==> flow/design.v <==
`timescale 1ns / 1ps
module fulladder(input wire a,b,c, output wire sum,carry);
    assign sum = a ^ b ^ c;
    assign carry = (a & b) | (b & c) | (c & a);
endmodule
module compressor_7_to_3(
    input  wire w0,w1,w2,w3,w4,w5,w6,
    output wire sum, c0, c1
);
    wire s1,s2,s3,s4,d1,d2,d3,d4;
    fulladder fa1(.a(w0), .b(w1), .c(w2), .sum(s1), .carry(d1));
    fulladder fa2(.a(w3), .b(w4), .c(w5), .sum(s2), .carry(d2));
    fulladder fa3(.a(s1), .b(s2), .c(w6), .sum(s3), .carry(d3));
    fulladder fa4(.a(d1), .b(d2), .c(d3), .sum(s4), .carry(d4));
    assign sum = s3;
    assign c0  = s4;
    assign c1  = d4;
endmodule
module array_7_to_3_compressor(
    input  wire [31:0] p0,p1,p2,p3,p4,p5,p6,
    output wire [31:0] psum, pc0, pc1
);
    genvar j;
    generate
        for(j=0; j<32; j=j+1) begin
            compressor_7_to_3 C(
                p0[j], p1[j], p2[j], p3[j], p4[j], p5[j], p6[j],
                psum[j], pc0[j], pc1[j]
            );
        end
    endgenerate
endmodule
module array_3_to_2_compressor(
    input  wire [31:0] a,b,c,
    output wire [31:0] sum, carry
);
    assign sum   = a ^ b ^ c;
    assign carry = ((a & b) | (b & c) | (c & a)) << 1;
endmodule
module han_carlson_adder(
    input  wire [31:0] a,
    input  wire [31:0] b,
    output wire [31:0] sum,
    output wire carry_out
);
    wire [31:0] g, p;
    assign g = a & b;
    assign p = a ^ b;
    wire [31:0] g1, p1;
    assign g1[0] = g[0];
    assign p1[0] = p[0];
    genvar i;
    generate
        for(i=1;i<32;i=i+1) begin
            assign g1[i] = g[i] | (p[i] & g[i-1]);
            assign p1[i] = p[i] & p[i-1];
        end
    endgenerate
    wire [31:0] g2, p2;
    assign g2[0] = g1[0];
    assign p2[0] = p1[0];
    assign g2[1] = g1[1];
    assign p2[1] = p1[1];
    generate
        for(i=2;i<32;i=i+1) begin
            assign g2[i] = g1[i] | (p1[i] & g1[i-2]);
            assign p2[i] = p1[i] & p1[i-2];
        end
    endgenerate
    wire [31:0] g3, p3;
    assign g3[0] = g2[0];
    assign p3[0] = p2[0];
    assign g3[1] = g2[1];
    assign p3[1] = p2[1];
    assign g3[2] = g2[2];
    assign p3[2] = p2[2];
    assign g3[3] = g2[3];
    assign p3[3] = p2[3];
    generate
        for(i=4;i<32;i=i+1) begin
            assign g3[i] = g2[i] | (p2[i] & g2[i-4]);
            assign p3[i] = p2[i] & p2[i-4];
        end
    endgenerate
    wire [31:0] g4, p4;
    assign g4[0] = g3[0];
    assign p4[0] = p3[0];
    assign g4[1] = g3[1];
    assign p4[1] = p3[1];
    assign g4[2] = g3[2];
    assign p4[2] = p3[2];
    assign g4[3] = g3[3];
    assign p4[3] = p3[3];
    assign g4[4] = g3[4];
    assign p4[4] = p3[4];
    assign g4[5] = g3[5];
    assign p4[5] = p3[5];
    assign g4[6] = g3[6];
    assign p4[6] = p3[6];
    assign g4[7] = g3[7];
    assign p4[7] = p3[7];
    generate
        for(i=8;i<32;i=i+1) begin
            assign g4[i] = g3[i] | (p3[i] & g3[i-8]);
            assign p4[i] = p3[i] & p3[i-8];
        end
    endgenerate
    wire [31:0] g5, p5;
    assign g5[0]  = g4[0];  assign p5[0]  = p4[0];
    assign g5[1]  = g4[1];  assign p5[1]  = p4[1];
    assign g5[2]  = g4[2];  assign p5[2]  = p4[2];
    assign g5[3]  = g4[3];  assign p5[3]  = p4[3];
    assign g5[4]  = g4[4];  assign p5[4]  = p4[4];
    assign g5[5]  = g4[5];  assign p5[5]  = p4[5];
    assign g5[6]  = g4[6];  assign p5[6]  = p4[6];
    assign g5[7]  = g4[7];  assign p5[7]  = p4[7];
    assign g5[8]  = g4[8];  assign p5[8]  = p4[8];
    assign g5[9]  = g4[9];  assign p5[9]  = p4[9];
    assign g5[10] = g4[10]; assign p5[10] = p4[10];
    assign g5[11] = g4[11]; assign p5[11] = p4[11];
    assign g5[12] = g4[12]; assign p5[12] = p4[12];
    assign g5[13] = g4[13]; assign p5[13] = p4[13];
    assign g5[14] = g4[14]; assign p5[14] = p4[14];
    assign g5[15] = g4[15]; assign p5[15] = p4[15];
    generate
        for(i=16;i<32;i=i+1) begin
            assign g5[i] = g4[i] | (p4[i] & g4[i-16]);
            assign p5[i] = p4[i] & p4[i-16];
        end
    endgenerate
    wire [31:0] carry_in; 
    assign carry_in[0] = 1'b0;
    assign carry_in[1]  = g[0];
    assign carry_in[2]  = g1[1];
    assign carry_in[3]  = g2[2];
    assign carry_in[4]  = g3[3];
    generate
        for(i=5;i<32;i=i+1) begin
            assign carry_in[i] = g5[i-1];
        end
    endgenerate
    generate
        for(i=0;i<32;i=i+1) begin
            assign sum[i] = p[i] ^ carry_in[i];
        end
    endgenerate
    assign carry_out = g5[31];
endmodule
module piped_wallace_mult(
    input wire clock, reset,
    input wire [15:0] x,y,
    output reg [31:0] prod
);
    genvar i,j;
    wire [31:0] pp[0:15];
    generate
        for(i=0; i<16; i=i+1) begin : PP_GEN
            for(j=0; j<32; j=j+1) begin : COL
                assign pp[i][j] = (j>=i && j<i+16) ? (x[j-i] & y[i]) : 1'b0;
            end
        end
    endgenerate
    wire [31:0] s0,s1,c0_0,c1_0,c02_0,c12_0;
    array_7_to_3_compressor A0(pp[0],pp[1],pp[2],pp[3],pp[4],pp[5],pp[6], s0, c0_0, c02_0);
    array_7_to_3_compressor A1(pp[7],pp[8],pp[9],pp[10],pp[11],pp[12],pp[13], s1, c1_0, c12_0);
    wire [31:0] c0  = c0_0  << 1;
    wire [31:0] c1  = c1_0  << 1;
    wire [31:0] c02 = c02_0 << 2;
    wire [31:0] c12 = c12_0 << 2;
    reg [31:0] rs0,rs1,rc0,rc1,rc02,rc12, rpp14,rpp15;
    always @(posedge clock or posedge reset)
        if(reset) begin
            rs0<=0; rs1<=0; rc0<=0; rc1<=0; rc02<=0; rc12<=0;
            rpp14<=0; rpp15<=0;
        end else begin
            rs0<=s0; rs1<=s1; rc0<=c0; rc1<=c1; rc02<=c02; rc12<=c12;
            rpp14<=pp[14]; rpp15<=pp[15];
        end
    wire [31:0] sum1,carry_1,carry_2;
    array_7_to_3_compressor A2(
        rs0,rs1,rc0,rc1,rc02,rc12,rpp14,
        sum1, carry_1, carry_2
    );
    wire [31:0] carry1 = carry_1 << 1;
    wire [31:0] carry2 = carry_2 << 2;
    reg [31:0] rsum1,rcarry1,rcarry2,rlast;
    always @(posedge clock or posedge reset)
        if(reset) begin
            rsum1<=0; rcarry1<=0; rcarry2<=0; rlast<=0;
        end else begin
            rsum1<=sum1; rcarry1<=carry1; rcarry2<=carry2;
            rlast<=rpp15;
        end
    wire [31:0] psum_1, pcarry_1, final_sum_pre, final_carry_pre;
    array_3_to_2_compressor C0(rsum1, rcarry1, rcarry2, psum_1, pcarry_1);
    array_3_to_2_compressor C1(rlast, psum_1, pcarry_1, final_sum_pre, final_carry_pre);
    reg [31:0] rsum, rcarry;
    always @(posedge clock or posedge reset)
        if(reset) begin
            rsum<=0; rcarry<=0;
        end else begin
            rsum<=final_sum_pre;
            rcarry<=final_carry_pre;
        end
    wire [31:0] final_sum;
    wire cout;
    han_carlson_adder HC(rsum, rcarry, final_sum, cout);
    always @(posedge clock or posedge reset)
        if(reset)
            prod <= 0;
        else
            prod <= final_sum;
endmodule
## Step by step through the tools: piped_wallace_mult

What the tools print for piped_wallace_mult, step after step.
Lines are those of the file above, counted from 1.
Operators carry their Yosys type and port widths (W data, S select, Z words).
Cell names lack the library's common part.
A cell with n/a has no value.

- Top: piped_wallace_mult
- Clock input: clock
- Cell library: sky130hd
- Corner: tt_025C_1v80

## Word level

Counts by Yosys on the flattened word-level netlist (proc, flatten, opt, wreduce; memories kept). Register bits leave out memories and registers merged into their read ports (data or address); mux counts leave out enables and synchronous resets folded into registers. Print and check cells are left out. Cells with the same type and inputs are merged into one.

- Input port bits: 34
- Bits in registers: 342
- Output and inout port bits: 32

- Bitwise operators: 1884

Operators by type and width:

| cell | number |
|---|---|
| $and A1 B1 Y1 | 1014 |
| $or A1 B1 Y1 | 442 |
| $xor A1 B1 Y1 | 412 |
| $and A31 B31 Y31 | 4 |
| $or A31 B31 Y31 | 4 |
| $xor A32 B32 Y32 | 2 |
| $and A30 B31 Y31 | 1 |
| $xor A30 B31 Y31 | 1 |
| $and A31 B30 Y31 | 1 |
| $xor A31 B31 Y31 | 1 |
| $and A30 B30 Y30 | 1 |
| $xor A30 B30 Y30 | 1 |

## Logic depth

Depth = most cells in a row (Yosys ltp): at word level without a register or memory, in the mapped netlist without a sequential cell, where the memories' decode and read muxes count.

- Word-level depth: 11
- ABC_AREA: 0
- Mapped depth: 8
- Depth with buffers taken out: 8

## Netlist

Source: synth_stat.txt of the flow (Yosys; design flattened, memories mapped). It holds for the ABC_AREA given above (unset counts as 0); a run with the other value may have another netlist.
Totals and module areas in this step are rounded.

- Area of sequential cells: 8430 µm²
- Mapped area: 17400 µm²
- Buffer cells: 39
- Flip-flops: 337
- Mapped cells: 1324

Cell types:

| cell type | number | area in all (µm²) |
|---|---|---|
| dfrtp_1 | 337 | 8.43E+03 |
| fa_1 | 203 | 4.06E+03 |
| and2_1 | 211 | 1.32E+03 |
| ha_1 | 104 | 1.3E+03 |
| inv_1 | 212 | 795.763 |
| nand2_1 | 61 | 228.97 |
| xnor2_1 | 17 | 148.893 |
| clkbuf_1 | 35 | 131.376 |
| a21oi_1 | 22 | 110.106 |
| nor2_1 | 20 | 75.072 |
| nand3_1 | 11 | 55.053 |
| a21o_1 | 7 | 52.55 |
| o21ai_0 | 10 | 50.048 |
| o211ai_1 | 5 | 37.536 |
| xor2_1 | 4 | 35.034 |
| o311ai_2 | 2 | 32.531 |
| nor2b_1 | 5 | 31.28 |
| o21bai_1 | 4 | 30.029 |

Other cell types: 38; their cells: 54.
By module: a second synthesis without flattening, with its own total; a netlist apart from the flattened one above.

- Cell total of the unflattened synthesis: 1398
- Area total of the unflattened synthesis: 23200 µm²

Rows give one instance, submodules left out.

By module:

| module | area (µm²) | cells | instances |
|---|---|---|---|
| piped_wallace_mult | 12500 | 713 | 1 |
| fulladder | 20.0 | 1 | 384 |
| han_carlson_adder | 1660 | 233 | 1 |
| array_3_to_2_compressor | 656 | 34 | 2 |
| array_7_to_3_compressor | 0.0 | 0 | 3 |
| compressor_7_to_3 | 0.0 | 0 | 96 |

## Worst setup path after synthesis

Source: OpenSTA report_checks on the synthesized netlist (no wires, ideal clock, input and output delay 20% of the period each), path of least setup slack; recovery checks are left aside. Register names are those of the netlist, which keeps one name where synthesis merged equal registers.

- Path kind: input port to flip-flop
- Start: in x[9]
- End: reg (name not given)
- Data arrival time: 2.311 ns
- Path slack: 0.353 ns
- Launch time at the first pin: 0.560 ns
- Delay of the path: 1.887 ns
- Data required time: 2.664 ns
- Setup time: 0.136 ns
- Clock period: 2.8 ns
- Stages on the path: 7
- Synthesis period reached: 2.447 ns

"delay of the path" is the arrival time less input delay plus setup time.
"stages on the path" counts driving pins, that of a launching flip-flop among them; a cell with two outputs on the path counts twice.
"synthesis period reached" = period - worst setup slack (recovery checks aside). The figure is calculated, with input and output delays left at 20% of the set period.
The rows between start and end are the longest chain of elaborated cells between them; the timing report does not say that the signal goes this way. Where chains are equally long, one stands for them.
A line is the first line of the expression or statement that the cell stems from. Yosys adds cells for indexed reads and writes and turns some case tables into memories.

- Cell sequence: clkbuf_1 > and2_1 > fa_1 > inv_1 > fa_1 > inv_1 > fa_1
- Length of the longest elaborated chain: 7

Ends and longest elaborated chain, after synthesis:

| element | RTL line | RTL |
|---|---|---|
| start: declaration | 151 | `input wire [15:0] x,y,` |
| $and A1 B1 Y1 | 159 | `assign pp[i][j] = (j>=i && j<i+16) ? (x[j-i] & y[i]) : 1'b0;` |
| $xor A1 B1 Y1 x2 | 3 | `assign sum = a ^ b ^ c;` |
| $and A1 B1 Y1 | 4 | `assign carry = (a & b) \| (b & c) \| (c & a);` |
| $or A1 B1 Y1 x2 | 4 |  |
| $xor A1 B1 Y1 | 3 |  |

## Worst path after layout

From the final timing report of run 1: the path of least setup slack in the routed layout; clock arrival at registers is part of the times.

- Path kind: input port to flip-flop
- Start: in x[10]
- End: reg (name not given)
- Launch time at the first pin: 0.54 ns
- Stages on the path: 8
- Path slack: 0.05 ns
- Setup time: 0.15 ns
- Clock period: 2.69 ns
- Data required time: 3.07 ns
- Data arrival time: 3.02 ns

The rows between start and end are the longest chain of elaborated cells between them; the timing report does not say that the signal goes this way. Where chains are equally long, one stands for them.

- Cell sequence: dlygate4sd2_1 > buf_2 > and2_1 > fa_1 > inv_1 > fa_1 > inv_1 > fa_1
- Length of the longest elaborated chain: 7

Ends and longest elaborated chain, after layout:

| element | RTL line | RTL |
|---|---|---|
| start: declaration | 151 | `input wire [15:0] x,y,` |
| $and A1 B1 Y1 | 159 | `assign pp[i][j] = (j>=i && j<i+16) ? (x[j-i] & y[i]) : 1'b0;` |
| $xor A1 B1 Y1 x2 | 3 | `assign sum = a ^ b ^ c;` |
| $and A1 B1 Y1 | 4 | `assign carry = (a & b) \| (b & c) \| (c & a);` |
| $or A1 B1 Y1 x2 | 4 |  |
| $xor A1 B1 Y1 | 3 |  |

## Implementation results

Flow measurements of piped_wallace_mult on sky130hd: 3 stored runs with different settings, listed in no order. Input and output delays are each 20% of the period that was set; the output load is 0.01 pF.
"clock period achieved": clock period set for the run, less the worst setup slack. It is reckoned from that one timing run; input and output delays stay at 20% of the period that was set.
"allowed time less slack (worst setup path)": the worst setup path's part of the clock period (all of it between registers, 20% less for each end at a port) less its slack. A launch clock that arrives late makes it longer, a capture clock that arrives late makes it shorter.
"power consumption" rests on the timing tool's default activity at the inputs, not on a simulated workload.
Values from the reports are rounded here.

### Run 1

Settings: `ABC_AREA=0`, `CAP_MARGIN=35`, `CELL_PAD_IN_SITES_DETAIL_PLACEMENT=1`, `CORE_UTILIZATION=17`, `CTS_CLUSTER_SIZE=50`, `GPL_TIMING_DRIVEN=0`, `MIN_ROUTING_LAYER=met2`, `PLACE_DENSITY_LB_ADDON=0.23`, `TNS_END_PERCENT=30`, `period_ns=2.69`, `CORE_MARGIN=2`, `SLEW_MARGIN=20`

- Setup total negative slack: 0.000 ns
- Standard-cell area after layout: 21400 µm²
- Worst setup slack after layout: 0.053 ns
- Full die area: 105000 µm²
- Power consumption: 0.0192 W
- Clock period achieved: 2.637 ns
- Post-route utilization: 21.0 %
- Post-synthesis cell area: 17400 µm²
- Allowed time less slack (worst setup path): 2.10 ns
- Worst path kind: input port to flip-flop

### Run 2

Settings: `ABC_AREA=1`, `CAP_MARGIN=5`, `CORE_UTILIZATION=66`, `CTS_CLUSTER_SIZE=27`, `GPL_TIMING_DRIVEN=1`, `HOLD_SLACK_MARGIN=0.2`, `MAX_ROUTING_LAYER=met4`, `MIN_ROUTING_LAYER=met1`, `PLACE_DENSITY=0.9`, `SLEW_MARGIN=5`, `period_ns=2.06`, `CORE_MARGIN=2`

- Setup total negative slack: -1.88 ns
- Standard-cell area after layout: 21700 µm²
- Worst setup slack after layout: -0.353 ns
- Full die area: 28800 µm²
- Power consumption: 0.0273 W
- Clock period achieved: 2.413 ns
- Post-route utilization: 80.4 %
- Post-synthesis cell area: 18100 µm²
- Allowed time less slack (worst setup path): 2.41 ns
- Worst path kind: flip-flop to flip-flop

### Run 3

Settings: `ABC_AREA=1`, `CELL_PAD_IN_SITES_GLOBAL_PLACEMENT=3`, `CORE_MARGIN=6`, `CORE_UTILIZATION=53`, `CTS_CLUSTER_DIAMETER=391`, `GPL_TIMING_DRIVEN=1`, `HOLD_SLACK_MARGIN=0.09`, `PLACE_DENSITY=0.42`, `SETUP_SLACK_MARGIN=0.5`, `SLEW_MARGIN=15`, `period_ns=2.8`, `CAP_MARGIN=20`

No final report: placement broke off with GPL-0301.
